==> flow/design.v <==
`timescale 1ns / 1ps
module signed_unsigned_converter #(parameter WIDTH = 16) (
    input wire [WIDTH-1:0] data_in,   
    input wire is_signed,             
    output reg [WIDTH-1:0] data_out   
);
    reg signed [WIDTH-1:0] signed_data;    
    reg [WIDTH-1:0] unsigned_data;         
    always @(*) begin
        if (is_signed) begin
            signed_data = data_in;   
            unsigned_data = signed_data + (1 << (WIDTH-1));   
            data_out = unsigned_data;
        end else begin
            unsigned_data = data_in;   
            signed_data = unsigned_data - (1 << (WIDTH-1));   
            data_out = signed_data;
        end
    end
endmodule
module clk_divider #(
	parameter FRE_DIV = 2499				 
)(
    input clk,
    input rst_n,               
    output reg sample_en       
);
    localparam W = $clog2(FRE_DIV + 1);
    localparam [W-1:0] LAST = FRE_DIV;
    reg [W-1:0] clk_div;
    always @(posedge clk or negedge rst_n) begin
        if (!rst_n) begin
            clk_div <= {W{1'b0}};
            sample_en <= 1'b0;
        end else begin
            if (clk_div == LAST) begin
                clk_div <= {W{1'b0}};
                sample_en <= 1'b1;
            end else begin
                clk_div <= clk_div + 1'b1;
                sample_en <= 1'b0;
            end
        end
    end
endmodule
module wave_cal #(
    parameter N = 8,                        
    parameter SAMPLE_POINTS = 64,           
    parameter LOG_2_SAMPLE_POINTS = 6,      
    parameter JUDGE_THRESHOLD = 700,        
    parameter FRE_DIV = 1249                
)(
    input wire clk,
    input wire rst_n,
    input wire [N-1:0] data_in_unsigned,
    output reg signed[N-1:0] signal_dc_removed,   
    output reg unsigned[N-1:0] vpp,               
    output reg unsigned[N-1:0] dc_offset,         
    output reg [N-1:0] papr,                      
    output reg is_sine_wave                       
);
    localparam L = LOG_2_SAMPLE_POINTS;
    localparam SW = 2*N - 2 + L;
    localparam [L-1:0] LAST = SAMPLE_POINTS - 1;
    localparam [2*N-3:0] THR = JUDGE_THRESHOLD;
    reg [L-1:0] sample_count_dc;
    reg unsigned[N-1:0] max_value;
    reg unsigned[N-1:0] min_value;
    wire [N:0] max_plus_min = {1'b0, max_value} + {1'b0, min_value};
    wire sample_clk;
    reg [SW-1:0] sum_squares;
    reg [L-1:0] sample_count_id;
    clk_divider #(.FRE_DIV (FRE_DIV)) clk_divider_inst(
        .clk(clk),
        .rst_n(rst_n),
        .sample_en(sample_clk)
    );
    always @(posedge clk or negedge rst_n) begin
        if (!rst_n) begin
            sample_count_dc <= {L{1'b0}};
            max_value <= {N{1'b0}};
            min_value <= {N{1'b1}};
            vpp <= {N{1'b0}};
            dc_offset <= {N{1'b0}};
        end else if (sample_clk) begin
            if (data_in_unsigned > max_value)
                max_value <= data_in_unsigned;
            if (data_in_unsigned < min_value)
                min_value <= data_in_unsigned;
            if (sample_count_dc == LAST) begin
                vpp <= max_value - min_value;
                dc_offset <= max_plus_min[N:1];    
                max_value <= {N{1'b0}};
                min_value <= {N{1'b1}};
                sample_count_dc <= {L{1'b0}};
            end else begin
                sample_count_dc <= sample_count_dc + 1'b1;
            end
        end
    end
    always @(posedge clk or negedge rst_n) begin
        if (!rst_n) begin
            signal_dc_removed <= {N{1'b0}};
        end else if (|dc_offset) begin
            signal_dc_removed <= data_in_unsigned - dc_offset;
        end
    end
    wire signed [2*N-1:0] dc_sq_full = signal_dc_removed * signal_dc_removed;
    wire [2*N-2:0] dc_sq = dc_sq_full[2*N-2:0];
    wire [2*N-1:0] vpp_squared = vpp * vpp;                      
    wire [2*N-4:0] vpp_squared_scaled = vpp_squared[2*N-1:3];    
    wire [SW-L-1:0] valid = sum_squares[SW-1:L];                  
    wire [SW-L-1:0] err_vpp_valid = (valid > vpp_squared_scaled) ?
                                    valid - vpp_squared_scaled :
                                    vpp_squared_scaled - valid;
    wire [2*N-1:0] papr_q = vpp_squared / valid;
    always @(posedge clk or negedge rst_n) begin
        if (!rst_n) begin
            sum_squares <= {SW{1'b0}};
            sample_count_id <= {L{1'b0}};
            is_sine_wave <= 1'b0;
            papr <= {N{1'b0}};
        end else if (sample_clk) begin
            sum_squares <= sum_squares + dc_sq;
            if (sample_count_id == LAST) begin
                if (|valid) papr <= papr_q[N-1:0];
                else papr <= {N{1'b0}};
                is_sine_wave <= (err_vpp_valid < THR);
                sum_squares <= {SW{1'b0}};
                sample_count_id <= {L{1'b0}};
            end else
                sample_count_id <= sample_count_id + 1'b1;
        end
    end
endmodule
module wave_rectifier #( parameter N = 8)(
    input clk,
    input rst_n,
    input signed[N-1:0] signal_dc_removed,
    output reg signal_rectified  	 
);
    always @(posedge clk or negedge rst_n) begin
        if (!rst_n) begin
            signal_rectified <= 1'b0;
        end else begin
			signal_rectified <= ~signal_dc_removed[N-1] & (|signal_dc_removed[N-2:0]);
        end
    end
endmodule
module frequency_counter  #(
	parameter MEASURE_CLK_CNT = 200,		 
	parameter MEASURE_CLK = 20000            
)(
    input clk,
    input sample_en,
    input rst_n,
    input signal_in,          	 
    output [15:0] freq_out 	     
);
    localparam CW = $clog2(MEASURE_CLK_CNT + 1);           
    localparam EW = $clog2(MEASURE_CLK_CNT / 2 + 1);       
    localparam MW = $clog2(MEASURE_CLK + 1);
    localparam PW = $clog2((MEASURE_CLK_CNT / 2) * MEASURE_CLK + 1);
    localparam QW = $clog2(MEASURE_CLK / 2 + 1);
    localparam [CW-1:0] CNT_LAST = MEASURE_CLK_CNT;
    localparam [MW-1:0] MCLK = MEASURE_CLK;
    reg signal_prev;           
    reg [CW-1:0] count_clk;    
    reg [EW-1:0] count_signal; 
    reg [CW-1:0] N1;           
    reg [EW-1:0] N2;           
    reg [QW-1:0] freq_q;
    assign freq_out = freq_q;
    always @(posedge clk or negedge rst_n) begin
        if (!rst_n) begin
            signal_prev <= 1'b0;
        end else if (sample_en) begin
            signal_prev <= signal_in;
        end
    end
    always @(posedge clk or negedge rst_n) begin
        if (!rst_n) begin
            count_clk <= {CW{1'b0}};
            count_signal <= {EW{1'b0}};
            N1 <= {CW{1'b0}};
            N2 <= {EW{1'b0}};
        end else if (sample_en) begin
            count_clk <= count_clk + 1'b1;
            if (signal_in && !signal_prev) begin
                count_signal <= count_signal + 1'b1;
            end
            if (count_clk == CNT_LAST) begin
                N1 <= count_clk;
                N2 <= count_signal;
                count_clk <= {CW{1'b0}};
                count_signal <= {EW{1'b0}};
            end
        end
    end
    wire [PW-1:0] num = N2 * MCLK;
    wire [PW-1:0] quo = num / N1;
    always @(posedge clk or negedge rst_n) begin
        if (!rst_n) begin
            freq_q <= {QW{1'b0}};
        end else if (sample_en && (|N1)) begin
            freq_q <= quo[QW-1:0];
        end
    end
endmodule
module ma_measure #(
	parameter N=8
)(
    input        clk,
    input        sample_en,
    input        rst_n,
	input        ma_measure_enable,
    input  		[N-1:0] vpp,       
    output  	[7:0] ma           
);
    reg [N+13:0] vpp_mult;    
    reg [N+13:0] sum;
    reg [N:0]    ma_temp;
    reg [6:0]    ma_r;
    assign ma = {1'b0, ma_r};
    wire [N+13:0] v = vpp;
    wire [N+17:0] sum22 = sum * 5'd22;
    always @(posedge clk or negedge rst_n) begin
        if (!rst_n) begin
            vpp_mult <= {(N+14){1'b0}};
            sum      <= {(N+14){1'b0}};
            ma_temp  <= {(N+1){1'b0}};
            ma_r     <= 7'd0;
        end else if (sample_en && ma_measure_enable)begin
            vpp_mult <= (v << 13) + (v << 10) + (v << 9) + (v << 8) + (v << 4);
            sum <= vpp_mult + 13'd7143;
            ma_temp <= sum22[N+17:17];
            if (ma_temp < 7'd30)
                ma_r <= 7'd30;
            else if (ma_temp > 7'd100)
                ma_r <= 7'd100;
            else
                ma_r <= ma_temp[6:0];
        end else if (sample_en) ma_r <= 7'd0;
    end
endmodule
module mf_measure#(
	parameter N=16,
	parameter FW=16
)(
    input        clk,
    input        sample_en,
    input        rst_n,
	input        mf_measure_enable,
	input       [FW-1:0] fm_freq,   
    input  		[N-1:0] vpp,        
    output 	    [7:0] mf            
);
    reg [N+9:0] vpp_mult;    
    reg [N+9:0] mf_temp;
    reg [5:0]   mf_r;
    assign mf = {2'b00, mf_r};
    wire [N+9:0] v = vpp;
    wire [N+9:0] quo = vpp_mult / fm_freq;
    always @(posedge clk or negedge rst_n) begin
        if (!rst_n) begin
            vpp_mult <= {(N+10){1'b0}};
            mf_temp  <= {(N+10){1'b0}};
            mf_r     <= 6'd0;
        end else if (sample_en && mf_measure_enable)begin
			vpp_mult <= (v << 10) - (v << 4) - (v << 3);
            mf_temp <= (|fm_freq) ? quo : {(N+10){1'b0}};
            if (mf_temp < 6'd10)
                mf_r <= 6'd10;
            else if (mf_temp > 6'd50)
                mf_r <= 6'd50;
            else
                mf_r <= mf_temp[5:0];
        end
    end
endmodule
module measure #(
	parameter N=8,
	parameter WAVE_DIV=249
	)(
	input clk,
	input sample_en,
	input rst_n,
	input [N-1:0] signal_in_unsigned,
	input ma_measure_enable,
	input mf_measure_enable,
    output is_sine_wave,      		 
	output [15:0] freq_out,
	output [N-1:0]papr,				 
	output unsigned[N-1:0] vpp,
	output unsigned[N-1:0] dc_offset,
	output [7:0] ma,
	output [7:0] mf
);
    wire signed[N-1:0] signal_dc_removed;   	 
 	wire signal_rectified;
	wave_cal #(
		.N(N),
		.SAMPLE_POINTS(512),
		.LOG_2_SAMPLE_POINTS(9),
		.JUDGE_THRESHOLD(700),
		.FRE_DIV(WAVE_DIV)
	)wave_cal_inst(
		.clk(clk),
	    .rst_n(rst_n),
	    .data_in_unsigned(signal_in_unsigned),
	    .signal_dc_removed(signal_dc_removed),
	    .vpp(vpp),
		.dc_offset(dc_offset),
		.papr(papr),
	    .is_sine_wave(is_sine_wave)
	);
 	wave_rectifier #(.N(N)) wave_rectifier_inst(
		.clk(clk),
		.rst_n(rst_n),
		.signal_dc_removed(signal_dc_removed),
		.signal_rectified(signal_rectified)
	);
	frequency_counter #(
		.MEASURE_CLK_CNT(400),
		.MEASURE_CLK(20000)
	)frequency_counter_inst(
		.clk(clk),
		.sample_en(sample_en),
		.rst_n(rst_n),
		.signal_in(signal_rectified),
		.freq_out(freq_out)
	);
	ma_measure #(
		.N(N)
	)ma_measure_inst(
		.clk(clk),
		.sample_en(sample_en),
		.rst_n(rst_n),
		.ma_measure_enable(is_sine_wave & ma_measure_enable),
		.vpp(vpp),
		.ma(ma)
	);
	mf_measure #(
		.N(N),
		.FW(14)
	)mf_measure_inst(
		.clk(clk),
		.sample_en(sample_en),
		.rst_n(rst_n),
		.mf_measure_enable(mf_measure_enable),
		.fm_freq(freq_out[13:0]),
		.vpp(vpp),
		.mf(mf)
	);
endmodule
module data_sele(
    input sys_clk,
    input sys_rst_n,
    input [7:0]askdemod_vpp,
    input [9:0]fskdemod_vpp,
    input [7:0]pskdemod_vpp,
    input [7:0]askdemod_dc_offset,
    input [7:0]ask_papr,
    input [9:0]fsk_papr,
    input [7:0]psk_papr,
    input ask_is_sine_wave,
	input fsk_is_sine_wave,
	input [7:0] askdemod_data,
	input [9:0] fskdemod_data,
	input [7:0] pskdemod_data,
	input [39:0] fir_data_out,
	input [15:0] ask_freq_out,
	input [15:0] fsk_freq_out,
	input [15:0] psk_freq_out,
	input [7:0] ma,
    output reg[7:0] demod_data,
    output [7:0] uart_mod_type,
    output [15:0] uart_demod_fre
);
    reg [2:0]  mod_type;
    reg [13:0] demod_fre;
    assign uart_mod_type = {5'd0, mod_type};
    assign uart_demod_fre = {2'd0, demod_fre};
    always @(posedge sys_clk or negedge sys_rst_n) begin
        if(!sys_rst_n)begin
            demod_data <= 8'd0;
            mod_type <= 3'd0;
            demod_fre <= 14'd0;
        end
        else begin
            if(askdemod_dc_offset < 8'd60) begin
                if(ask_papr > 8'd5)begin
                    if(ma >= 8'd30 && ma <= 8'd35)
                        demod_data <= {askdemod_data[6:0], 1'b0};
                    else demod_data <= askdemod_data;
                    demod_fre <= ask_freq_out[13:0];
                    mod_type <= 3'd1;                    
                end
                else begin
                    demod_data <= askdemod_data;
                    demod_fre <= ask_freq_out[13:0];
                    mod_type <= 3'd2;                    
                end
            end
            else if(fsk_papr >= 10'd20)begin
                demod_data <= pskdemod_data;
                mod_type <= 3'd5;                        
                demod_fre <= psk_freq_out[13:0];
            end
            else if(fsk_papr >= 10'd5)begin
                demod_fre <= fsk_freq_out[13:0];
                mod_type <= 3'd3;                        
                if(fsk_freq_out <= 16'd1500)begin
                    demod_data <= {~fskdemod_data[7], fskdemod_data[4:0], 2'b00};
                end
                else if(fsk_freq_out <= 16'd2500)begin
                    demod_data <= {~fskdemod_data[7], fskdemod_data[5:0], 1'b0};
                end
                else demod_data <= {~fskdemod_data[7], fskdemod_data[6:0]};
            end
            else if(|fsk_papr)begin
                demod_data <= fskdemod_data[9:2];
                demod_fre <= fsk_freq_out[13:0];
                mod_type <= 3'd4;                        
            end
            else begin
                mod_type <= 3'd6;                        
            end
        end
    end
endmodule
module measure_sys(
	input            sys_clk,
	input            sys_rst_n,
	input      [7:0] askdemod_data,    
	input      [9:0] fsk_demod,        
	input      [7:0] pskdemod_data,    
	output     [7:0] demod_data,
	output     [7:0] uart_mod_type,
	output    [15:0] uart_demod_fre,
	output     [7:0] uart_mod_depth,
	output reg [7:0] uart_delta_freq
);
	localparam SAMPLE_DIV = 249;   
	localparam WAVE_DIV   = 24;    
	wire [8:0] fskdemod_data_9;
	wire [9:0] fskdemod_data_10;
	wire [7:0] ma;
	wire [7:0] mf;
	wire ask_is_sine_wave;
	wire fsk_is_sine_wave;
	wire [7:0] askdemod_vpp;
	wire [9:0] fskdemod_vpp;
	wire [7:0] pskdemod_vpp;
	wire [7:0] askdemod_dc_offset;
	wire [7:0] ask_papr;
	wire [9:0] fsk_papr;
	wire [7:0] psk_papr;
	wire [15:0] ask_freq_out;
	wire [15:0] fsk_freq_out;
	wire [15:0] psk_freq_out;
	signed_unsigned_converter #(9) signed_unsigned_converter_fsk2(
		.data_in(fsk_demod[8:0]),
		.is_signed(1'b1),
		.data_out(fskdemod_data_9)
	);
	signed_unsigned_converter #(10) signed_unsigned_converter_fsk3(
		.data_in(fsk_demod),
		.is_signed(1'b1),
		.data_out(fskdemod_data_10)
	);
	wire sample_en;
	clk_divider #(.FRE_DIV(SAMPLE_DIV)) clk_divider_inst(
		.clk(sys_clk),
		.rst_n(sys_rst_n),
		.sample_en(sample_en)
	);
	measure #(.N(8), .WAVE_DIV(WAVE_DIV)) measure_ask(
		.clk(sys_clk),
		.sample_en(sample_en),
		.rst_n(sys_rst_n),
		.signal_in_unsigned(askdemod_data),
		.ma_measure_enable(1'b1),
		.mf_measure_enable(1'b0),
		.is_sine_wave(ask_is_sine_wave),
		.freq_out(ask_freq_out),
		.papr(ask_papr),
		.vpp(askdemod_vpp),
		.dc_offset(askdemod_dc_offset),
		.ma(ma),
		.mf()
	);
	measure #(.N(9), .WAVE_DIV(WAVE_DIV)) measure_fsk(
		.clk(sys_clk),
		.sample_en(sample_en),
		.rst_n(sys_rst_n),
		.signal_in_unsigned(fskdemod_data_9),
		.ma_measure_enable(1'b0),
		.mf_measure_enable(1'b1),
		.is_sine_wave(fsk_is_sine_wave),
		.freq_out(fsk_freq_out),
		.papr(fsk_papr[8:0]),
		.vpp(fskdemod_vpp[8:0]),
		.dc_offset(),
		.ma(),
		.mf(mf)
	);
	assign fsk_papr[9] = 1'b0;
	assign fskdemod_vpp[9] = 1'b0;
	measure #(.N(8), .WAVE_DIV(WAVE_DIV)) measure_psk(
		.clk(sys_clk),
		.sample_en(sample_en),
		.rst_n(sys_rst_n),
		.signal_in_unsigned(pskdemod_data),
		.ma_measure_enable(1'b0),
		.mf_measure_enable(1'b0),
		.is_sine_wave(),
		.freq_out(psk_freq_out),
		.papr(psk_papr),
		.vpp(pskdemod_vpp),
		.dc_offset(),
		.ma(),
		.mf()
	);
	data_sele data_sele_inst(
		.sys_clk(sys_clk),
		.sys_rst_n(sys_rst_n),
		.askdemod_vpp(askdemod_vpp),
		.fskdemod_vpp(fskdemod_vpp),
		.pskdemod_vpp(pskdemod_vpp),
		.ask_papr(ask_papr),
		.fsk_papr(fsk_papr),
		.psk_papr(psk_papr),
		.askdemod_dc_offset(askdemod_dc_offset),
		.ask_is_sine_wave(ask_is_sine_wave),
		.fsk_is_sine_wave(fsk_is_sine_wave),
		.askdemod_data(askdemod_data),
		.fskdemod_data(fskdemod_data_10),
		.pskdemod_data(pskdemod_data),
		.fir_data_out(40'd0),
		.ma(ma),
		.ask_freq_out(ask_freq_out),
		.fsk_freq_out(fsk_freq_out),
		.psk_freq_out(psk_freq_out),
		.demod_data(demod_data),
		.uart_mod_type(uart_mod_type),
		.uart_demod_fre(uart_demod_fre)
	);
	reg [6:0] mod_depth;
	assign uart_mod_depth = {1'b0, mod_depth};
	wire [2:0] mod_type = uart_mod_type[2:0];
	always @(posedge sys_clk or negedge sys_rst_n) begin
		if (!sys_rst_n) begin
			mod_depth <= 7'd0;
			uart_delta_freq <= 8'd0;
		end
		else if (mod_type == 3'd1)
			mod_depth <= ma[6:0];
		else if (mod_type == 3'd3 || mod_type == 3'd4) begin
			mod_depth <= mf[6:0];
			if (mod_type == 3'd3)
				uart_delta_freq <= fskdemod_vpp[7:0];
		end
		else begin
			mod_depth <= 7'd0;
			uart_delta_freq <= 8'd0;
		end
	end
endmodule
Tool chain data of measure_sys
Tool output for the design above, in the order of the flow.
Lines are those of the file above, counted from 1.
Operators carry their Yosys type and port widths (W data, S select, Z words).
A cell with - has no value.
Design
  top: measure_sys
  clock input: sys_clk
  cell library: sky130hd
  timing corner: tt_025C_1v80

Word-level counts
Yosys after proc, flatten, opt, wreduce and memory -nomap, before mapping. Memory bits, and registers merged into a memory's read port (data or address), are not among the register bits. Print and check cells are not counted. Equal cells are merged and count once.
Word-level totals
  flip-flop bits (word level): 549
  bits of input ports: 28
  output and inout port bits: 48
  word-level cells: 280
Operators by class
  add/subtract/negate cells: 36
  $mul: 8
  divide/modulo/power cells: 6
  $lt $le $gt $ge: 20
  eq/ne operators: 16
  multiplexer cells: 67
  bitwise operators: 8
  reduce/logical cells: 54
Operators with widths (number)
  $div A22 B9 Y22: 3
  $mul A8 B10 Y17 const B: 3
  $div A18 B16 Y18: 1
  $div A19 B14 Y19: 1
  $div A16 B14 Y16: 1
  $mux W8: 24
  $mul A9 B9 Y18: 1
  $mul A9 B9 Y17: 1
  $mul A8 B8 Y16: 1
  $mul A8 B8 Y15: 1
  $mux W9: 13
  $mul A22 B4 Y25 const B: 1
  $add A9 B1 Y9 const B: 8
  $eq A9 B9 Y1 const B: 8
  $mux W14: 5
  $mux W7: 7
  $reduce_or A9 Y1: 5
  $reduce_and A2 Y1: 18
  $add A8 B1 Y8 const B: 4
  $reduce_or A14 Y1: 2
  $add A25 B17 Y25: 1
  $mux W25: 1
  $sub A8 B8 Y8: 3
  $reduce_or A8 Y1: 3
  $add A23 B15 Y23: 1
  $mux W23: 1
  $add A21 B18 Y22: 1
  $add A22 B12 Y22: 1
Other operator kinds: 52; their cells: 95.

Logic depth
Longest topological path by Yosys (ltp), each cell counted once; first at word level (registers and memories cut), then after technology mapping (sequential cells cut; the memories' decode and read muxes count).
Depth
  depth in word-level cells: 6
  ABC_AREA: 0
  depth in mapped cells: 281
  mapped depth without buffers: 269

Synthesis result
The flow's flattened synthesis, as Yosys stat reports it; memories are mapped. The netlist is that of the ABC_AREA named above (0 if unset); the other value can give another one.
Mapped netlist
  mapped cells: 11575
  chip area (Yosys): 0.0914815 mm2
  sequential part of the area: 0.0134942 mm2
  flip-flops: 538
  buffers: 338
Cell types
  sky130_fd_sc_hd__ha_1: number 1470, area in all 1.84E+04 um2
  sky130_fd_sc_hd__dfrtp_1: number 513, area in all 1.28E+04 um2
  sky130_fd_sc_hd__fa_1: number 240, area in all 4.8E+03 um2
  sky130_fd_sc_hd__o21a_1: number 587, area in all 4.41E+03 um2
  sky130_fd_sc_hd__nand2_1: number 1092, area in all 4.1E+03 um2
  sky130_fd_sc_hd__o21ai_0: number 748, area in all 3743.59 um2
  sky130_fd_sc_hd__a21oi_1: number 645, area in all 3.23E+03 um2
  sky130_fd_sc_hd__xnor2_1: number 368, area in all 3.22E+03 um2
  sky130_fd_sc_hd__nor2_1: number 826, area in all 3.1E+03 um2
  sky130_fd_sc_hd__nor3_1: number 619, area in all 3.1E+03 um2
  sky130_fd_sc_hd__inv_1: number 787, area in all 2.95E+03 um2
  sky130_fd_sc_hd__o31ai_1: number 350, area in all 2627.52 um2
  sky130_fd_sc_hd__mux2_2: number 171, area in all 1.93E+03 um2
  sky130_fd_sc_hd__xor2_1: number 209, area in all 1.83E+03 um2
  sky130_fd_sc_hd__a21o_1: number 230, area in all 1.73E+03 um2
  sky130_fd_sc_hd__nand2b_1: number 194, area in all 1.21E+03 um2
  sky130_fd_sc_hd__clkbuf_1: number 278, area in all 1.04E+03 um2
  sky130_fd_sc_hd__nand3_1: number 204, area in all 1.02E+03 um2
Not listed: further types 118, cells in them 2044.
The figures by module come from a second, unflattened synthesis with its own total; it is not the netlist above.
Second synthesis, totals
  cell total of the unflattened synthesis: 18784
  area (unflattened synthesis): 0.1471812 mm2
Each row is one instance without its submodules.
By module
  frequency_counter: instances 3, cells 1838, area 0.0137432 mm2, sequential area 0.0012262 mm2
  wave_cal: instances 2, cells 2088, area 0.0168749 mm2, sequential area 0.0022622 mm2
  mf_measure: instances 2, cells 1482, area 0.0109705 mm2, sequential area 0.0009759 mm2
  wave_cal: instances 1, cells 2508, area 0.0202432 mm2, sequential area 0.0024636 mm2
  mf_measure: instances 1, cells 1500, area 0.0112783 mm2, sequential area 0.001026 mm2
  ma_measure (N=8): instances 2, cells 545, area 0.0046845 mm2, sequential area 0.0013263 mm2
  ma_measure (N=9): instances 1, cells 585, area 0.0050261 mm2, sequential area 0.0014013 mm2
  data_sele: instances 1, cells 232, area 0.0020032 mm2, sequential area 0.0006256 mm2
  clk_divider (FRE_DIV=24): instances 3, cells 25, area 0.0002915 mm2, sequential area 0.0001501 mm2
  measure_sys: instances 1, cells 64, area 0.0007557 mm2, sequential area 0.0003754 mm2
  clk_divider (FRE_DIV=249): instances 1, cells 42, area 0.0004192 mm2, sequential area 0.0002252 mm2
  wave_rectifier (N=8): instances 2, cells 4, area 0.0000475 mm2, sequential area 0.000025 mm2
  signed_unsigned_converter (WIDTH=10): instances 1, cells 10, area 0.0000713 mm2, sequential area 0 mm2
  signed_unsigned_converter (WIDTH=9): instances 1, cells 9, area 0.0000638 mm2, sequential area 0 mm2
Further modules, not shown: 3.

Timing after synthesis
OpenSTA on the mapped netlist: ideal clock, no wires. The path of least setup slack (recovery checks aside). Input and output delay are each 20% of the period. Register names are those of the netlist, which keeps one name where synthesis merged equal registers.
Timing post-synthesis
  kind: register -> register
  from: reg measure_fsk.frequency_counter_inst.N2[2]
  to: reg measure_fsk.frequency_counter_inst.freq_q[0]
  period: 100.0 ns
  setup time: 0.124 ns
  time at the first pin: 0.000 ns
  arrival time: 52.563 ns
  data required time: 99.876 ns
  path slack: 47.313 ns
  delay of the path: 52.687 ns
  stages on the path: 255
  path buffers: 20
  synthesis period reached: 52.687 ns
"delay of the path" is the arrival time less input delay plus setup time.
"stages on the path": output pins that drive a net of the path, with the launching flip-flop's if there is one; two outputs of one cell count as two.
"synthesis period reached" = period - worst setup slack (recovery checks aside). The figure is calculated, with input and output delays left at 20% of the set period.
Between the ends stands the longest chain of elaborated cells between them, by number of cells; it is not shown to be the way that was timed. Of several equally long chains one is given.
A line is the first line of the expression or statement that the cell stems from. Yosys adds cells for indexed reads and writes and turns some case tables into memories.
Between the ends, post-synthesis
  cell sequence: sky130_fd_sc_hd__dfrtp_1 -> sky130_fd_sc_hd__inv_1 -> sky130_fd_sc_hd__ha_1 -> sky130_fd_sc_hd__ha_1 -> sky130_fd_sc_hd__inv_1 -> sky130_fd_sc_hd__fa_1 -> sky130_fd_sc_hd__fa_1 -> sky130_fd_sc_hd__inv_1 -> sky130_fd_sc_hd__fa_1 -> sky130_fd_sc_hd__a211o_1 -> sky130_fd_sc_hd__a2111oi_0 -> sky130_fd_sc_hd__o21a_1 -> sky130_fd_sc_hd__o21ai_0 -> sky130_fd_sc_hd__xnor2_1 -> sky130_fd_sc_hd__ha_1 -> sky130_fd_sc_hd__nor2_1 -> sky130_fd_sc_hd__nor4_4 -> sky130_fd_sc_hd__o2111a_1 -> [219 not listed] -> sky130_fd_sc_hd__o21ai_0 -> sky130_fd_sc_hd__nand2b_1 -> sky130_fd_sc_hd__a21oi_1 -> sky130_fd_sc_hd__nand3_1 -> sky130_fd_sc_hd__or4b_4 -> sky130_fd_sc_hd__mux2_1 -> sky130_fd_sc_hd__ha_1 -> sky130_fd_sc_hd__a21o_1 -> sky130_fd_sc_hd__a21oi_1 -> sky130_fd_sc_hd__nor2b_1 -> sky130_fd_sc_hd__o21ai_0 -> sky130_fd_sc_hd__nand2_1 -> sky130_fd_sc_hd__a21oi_1 -> sky130_fd_sc_hd__a21oi_1 -> sky130_fd_sc_hd__nor2_1 -> sky130_fd_sc_hd__o311ai_0 -> sky130_fd_sc_hd__o221a_1 -> sky130_fd_sc_hd__a211o_1
  length of the longest elaborated chain: 2
  elaborated cells between the ends (all ways): 2
  source lines of those cells: 2
  those cells by class: mul (1); div (1)
RTL lines, path post-synthesis
  start, declared: line 171  | reg [EW-1:0] N2;
  start, assigned: line 186  | N2 <= {EW{1'b0}};
  start, assigned: line 194  | N2 <= count_signal;
  $mul A8 B10 Y17: line 200  | wire [PW-1:0] num = N2 * MCLK;
  $div A22 B9 Y22: line 201  | wire [PW-1:0] quo = num / N1;
  end, assigned: line 204  | freq_q <= {QW{1'b0}};
  end, assigned: line 206  | freq_q <= quo[QW-1:0];
  end, declared: line 172  | reg [QW-1:0] freq_q;

Timing after layout
Path of least setup slack in the final report of run 1 (OpenROAD, finished layout, wires in). Where an end is a register, its clock arrival counts in the times.
Timing post-layout
  kind: register -> register
  from: reg measure_fsk.frequency_counter_inst.N2[3]
  to: reg measure_fsk.frequency_counter_inst.freq_q[0]
  period: 90.3 ns
  setup time: 0.11 ns
  time at the first pin: 0.72 ns
  arrival time: 62.12 ns
  data required time: 90.90 ns
  path slack: 28.78 ns
  stages on the path: 237
  path buffers: 0
Between the ends stands the longest chain of elaborated cells between them, by number of cells; it is not shown to be the way that was timed. Of several equally long chains one is given.
Between the ends, post-layout
  cell sequence: sky130_fd_sc_hd__dfrtp_1 -> sky130_fd_sc_hd__inv_1 -> sky130_fd_sc_hd__ha_1 -> sky130_fd_sc_hd__ha_1 -> sky130_fd_sc_hd__inv_1 -> sky130_fd_sc_hd__fa_1 -> sky130_fd_sc_hd__fa_1 -> sky130_fd_sc_hd__inv_1 -> sky130_fd_sc_hd__fa_1 -> sky130_fd_sc_hd__a211o_1 -> sky130_fd_sc_hd__a2111oi_0 -> sky130_fd_sc_hd__o21a_1 -> sky130_fd_sc_hd__o21ai_0 -> sky130_fd_sc_hd__xnor2_1 -> sky130_fd_sc_hd__ha_1 -> sky130_fd_sc_hd__nor2_1 -> sky130_fd_sc_hd__nor4_4 -> sky130_fd_sc_hd__o2111a_1 -> [201 not listed] -> sky130_fd_sc_hd__o21ai_0 -> sky130_fd_sc_hd__nand2b_1 -> sky130_fd_sc_hd__a21oi_1 -> sky130_fd_sc_hd__nand3_1 -> sky130_fd_sc_hd__or4b_4 -> sky130_fd_sc_hd__mux2_1 -> sky130_fd_sc_hd__ha_1 -> sky130_fd_sc_hd__a21o_1 -> sky130_fd_sc_hd__a21oi_1 -> sky130_fd_sc_hd__nor2b_1 -> sky130_fd_sc_hd__o21ai_0 -> sky130_fd_sc_hd__nand2_1 -> sky130_fd_sc_hd__a21oi_1 -> sky130_fd_sc_hd__a21oi_1 -> sky130_fd_sc_hd__nor2_1 -> sky130_fd_sc_hd__o311ai_0 -> sky130_fd_sc_hd__o221a_1 -> sky130_fd_sc_hd__a211o_1
  length of the longest elaborated chain: 2
  elaborated cells between the ends (all ways): 2
  source lines of those cells: 2
  those cells by class: mul (1); div (1)
RTL lines, path post-layout
  start, declared: line 171  | reg [EW-1:0] N2;
  start, assigned: line 186  | N2 <= {EW{1'b0}};
  start, assigned: line 194  | N2 <= count_signal;
  $mul A8 B10 Y17: line 200  | wire [PW-1:0] num = N2 * MCLK;
  $div A22 B9 Y22: line 201  | wire [PW-1:0] quo = num / N1;
  end, assigned: line 204  | freq_q <= {QW{1'b0}};
  end, assigned: line 206  | freq_q <= quo[QW-1:0];
  end, declared: line 172  | reg [QW-1:0] freq_q;

Lab notebook: measure_sys

Top module measure_sys; platform sky130hd; tools Yosys and OpenROAD; 4 stored runs in no particular order. Input and output delays are each 20% of the period that was set; the output load is 0.01 pF.
"achieved clock period" means the clock period less the worst setup slack. The figure is calculated, with input and output delays left at 20% of the set period.
"worst setup path time" means the part of the period allowed to the worst setup path (the constraints hold back 20% at inputs and 20% at outputs) less its slack; where the path has registers, the arrival times of their clocks count too.
"power" is the tool's figure for a default switching activity; nothing was simulated.

Run 1
==> flow/run.sh <==
#!/bin/bash
# the make line also repeats the synthesis and layout settings of config.mk as NAME=value (left out here)
make -C /OpenROAD-flow-scripts/flow DESIGN_CONFIG=/design/flow/config.mk WORK_HOME=/design/flow/orfs CLKGATE_MAP_FILE= finish
==> flow/config.mk <==
export PLATFORM = sky130hd
export DESIGN_NAME = measure_sys
export DESIGN_NICKNAME = measure_sys
export VERILOG_FILES = /design/flow/design.v
export SDC_FILE = /design/flow/constraint.sdc
export NUM_CORES = 4
export LEC_CHECK = 0
export CAP_MARGIN = 15
export CELL_PAD_IN_SITES_GLOBAL_PLACEMENT = 3
export CORE_ASPECT_RATIO = 0.98
export CORE_MARGIN = 9
export CORE_UTILIZATION = 33
export GPL_ROUTABILITY_DRIVEN = 1
export MAX_ROUTING_LAYER = met5
export MIN_ROUTING_LAYER = met1
export PLACE_DENSITY_LB_ADDON = 0.09
export SETUP_SLACK_MARGIN = 5.0
export SLEW_MARGIN = 20
==> flow/constraint.sdc <==
create_clock -name core_clock -period 90.3 [get_ports {sys_clk}]
set_input_delay 18.0600 -clock core_clock [delete_from_list [all_inputs] [get_ports {sys_clk}]]
set_output_delay 18.0600 -clock core_clock [all_outputs]
set_load 0.01 [all_outputs]

==> results of run 1 <==
chip area after synthesis (Yosys): 0.0914815 mm2
die area: 0.296496 mm2
standard-cell area of the final layout: 0.0991576 mm2
utilization: 36.1 %
worst setup slack after layout: 28.779 ns
total negative slack: 0.000 ns
power: 0.5984 mW
achieved clock period: 61.521 ns
worst setup path time: 61.52 ns
worst setup path kind: register -> register

Run 2
==> flow/run.sh <==
#!/bin/bash
# the make line also repeats the synthesis and layout settings of config.mk as NAME=value (left out here)
make -C /OpenROAD-flow-scripts/flow DESIGN_CONFIG=/design/flow/config.mk WORK_HOME=/design/flow/orfs CLKGATE_MAP_FILE= finish
==> flow/config.mk <==
export PLATFORM = sky130hd
export DESIGN_NAME = measure_sys
export DESIGN_NICKNAME = measure_sys
export VERILOG_FILES = /design/flow/design.v
export SDC_FILE = /design/flow/constraint.sdc
export NUM_CORES = 4
export LEC_CHECK = 0
export CAP_MARGIN = 20
export CELL_PAD_IN_SITES_GLOBAL_PLACEMENT = 1
export CORE_ASPECT_RATIO = 1.21
export CORE_MARGIN = 2
export CORE_UTILIZATION = 29
export CTS_CLUSTER_SIZE = 30
export GPL_ROUTABILITY_DRIVEN = 0
export GPL_TIMING_DRIVEN = 0
export PLACE_DENSITY_LB_ADDON = 0.02
export SETUP_SLACK_MARGIN = 5.0
export SLEW_MARGIN = 20
==> flow/constraint.sdc <==
create_clock -name core_clock -period 42.2 [get_ports {sys_clk}]
set_input_delay 8.4400 -clock core_clock [delete_from_list [all_inputs] [get_ports {sys_clk}]]
set_output_delay 8.4400 -clock core_clock [all_outputs]
set_load 0.01 [all_outputs]

==> results of run 2 <==
chip area after synthesis (Yosys): 0.0914815 mm2
die area: 0.319985 mm2
standard-cell area of the final layout: 0.119332 mm2
utilization: 38.1 %
worst setup slack after layout: -7.213 ns
total negative slack: -48.736 ns
power: 1.293 mW
achieved clock period: 49.413 ns
worst setup path time: 49.41 ns
worst setup path kind: register -> register

Run 3
==> flow/run.sh <==
#!/bin/bash
# the make line also repeats the synthesis and layout settings of config.mk as NAME=value (left out here)
make -C /OpenROAD-flow-scripts/flow DESIGN_CONFIG=/design/flow/config.mk WORK_HOME=/design/flow/orfs CLKGATE_MAP_FILE= finish
==> flow/config.mk <==
export PLATFORM = sky130hd
export DESIGN_NAME = measure_sys
export DESIGN_NICKNAME = measure_sys
export VERILOG_FILES = /design/flow/design.v
export SDC_FILE = /design/flow/constraint.sdc
export NUM_CORES = 4
export LEC_CHECK = 0
export CAP_MARGIN = 15
export CELL_PAD_IN_SITES_GLOBAL_PLACEMENT = 3
export CORE_ASPECT_RATIO = 0.98
export CORE_MARGIN = 9
export CORE_UTILIZATION = 33
export CTS_CLUSTER_DIAMETER = 126
export GPL_ROUTABILITY_DRIVEN = 1
export GPL_TIMING_DRIVEN = 0
export HOLD_SLACK_MARGIN = 0.01
export MAX_ROUTING_LAYER = met5
export MIN_ROUTING_LAYER = met2
export PLACE_DENSITY_LB_ADDON = 0.09
export SETUP_SLACK_MARGIN = -1.21
export SLEW_MARGIN = 35
export TNS_END_PERCENT = 80
==> flow/constraint.sdc <==
create_clock -name core_clock -period 50.2 [get_ports {sys_clk}]
set_input_delay 10.0400 -clock core_clock [delete_from_list [all_inputs] [get_ports {sys_clk}]]
set_output_delay 10.0400 -clock core_clock [all_outputs]
set_load 0.01 [all_outputs]

==> results of run 3 <==
chip area after synthesis (Yosys): 0.0914815 mm2
die area: 0.296496 mm2
standard-cell area of the final layout: 0.108744 mm2
utilization: 39.6 %
worst setup slack after layout: -1.178 ns
total negative slack: -1.367 ns
power: 1.113 mW
achieved clock period: 51.378 ns
worst setup path time: 51.38 ns
worst setup path kind: register -> register

Run 4
==> flow/run.sh <==
#!/bin/bash
# the make line also repeats the synthesis and layout settings of config.mk as NAME=value (left out here)
make -C /OpenROAD-flow-scripts/flow DESIGN_CONFIG=/design/flow/config.mk WORK_HOME=/design/flow/orfs CLKGATE_MAP_FILE= finish
==> flow/config.mk <==
export PLATFORM = sky130hd
export DESIGN_NAME = measure_sys
export DESIGN_NICKNAME = measure_sys
export VERILOG_FILES = /design/flow/design.v
export SDC_FILE = /design/flow/constraint.sdc
export NUM_CORES = 4
export LEC_CHECK = 0
export CAP_MARGIN = 15
export CELL_PAD_IN_SITES_GLOBAL_PLACEMENT = 3
export CORE_ASPECT_RATIO = 0.98
export CORE_MARGIN = 9
export CORE_UTILIZATION = 33
export GPL_ROUTABILITY_DRIVEN = 1
export GPL_TIMING_DRIVEN = 0
export MAX_ROUTING_LAYER = met5
export MIN_ROUTING_LAYER = met2
export PLACE_DENSITY_LB_ADDON = 0.09
export SETUP_SLACK_MARGIN = 5.0
export SLEW_MARGIN = 20
==> flow/constraint.sdc <==
create_clock -name core_clock -period 50.2 [get_ports {sys_clk}]
set_input_delay 10.0400 -clock core_clock [delete_from_list [all_inputs] [get_ports {sys_clk}]]
set_output_delay 10.0400 -clock core_clock [all_outputs]
set_load 0.01 [all_outputs]

==> results of run 4 <==
chip area after synthesis (Yosys): 0.0914815 mm2
die area: 0.296496 mm2
standard-cell area of the final layout: 0.116255 mm2
utilization: 42.3 %
worst setup slack after layout: -0.325 ns
total negative slack: -0.325 ns
power: 1.103 mW
achieved clock period: 50.525 ns
worst setup path time: 50.52 ns
worst setup path kind: register -> register
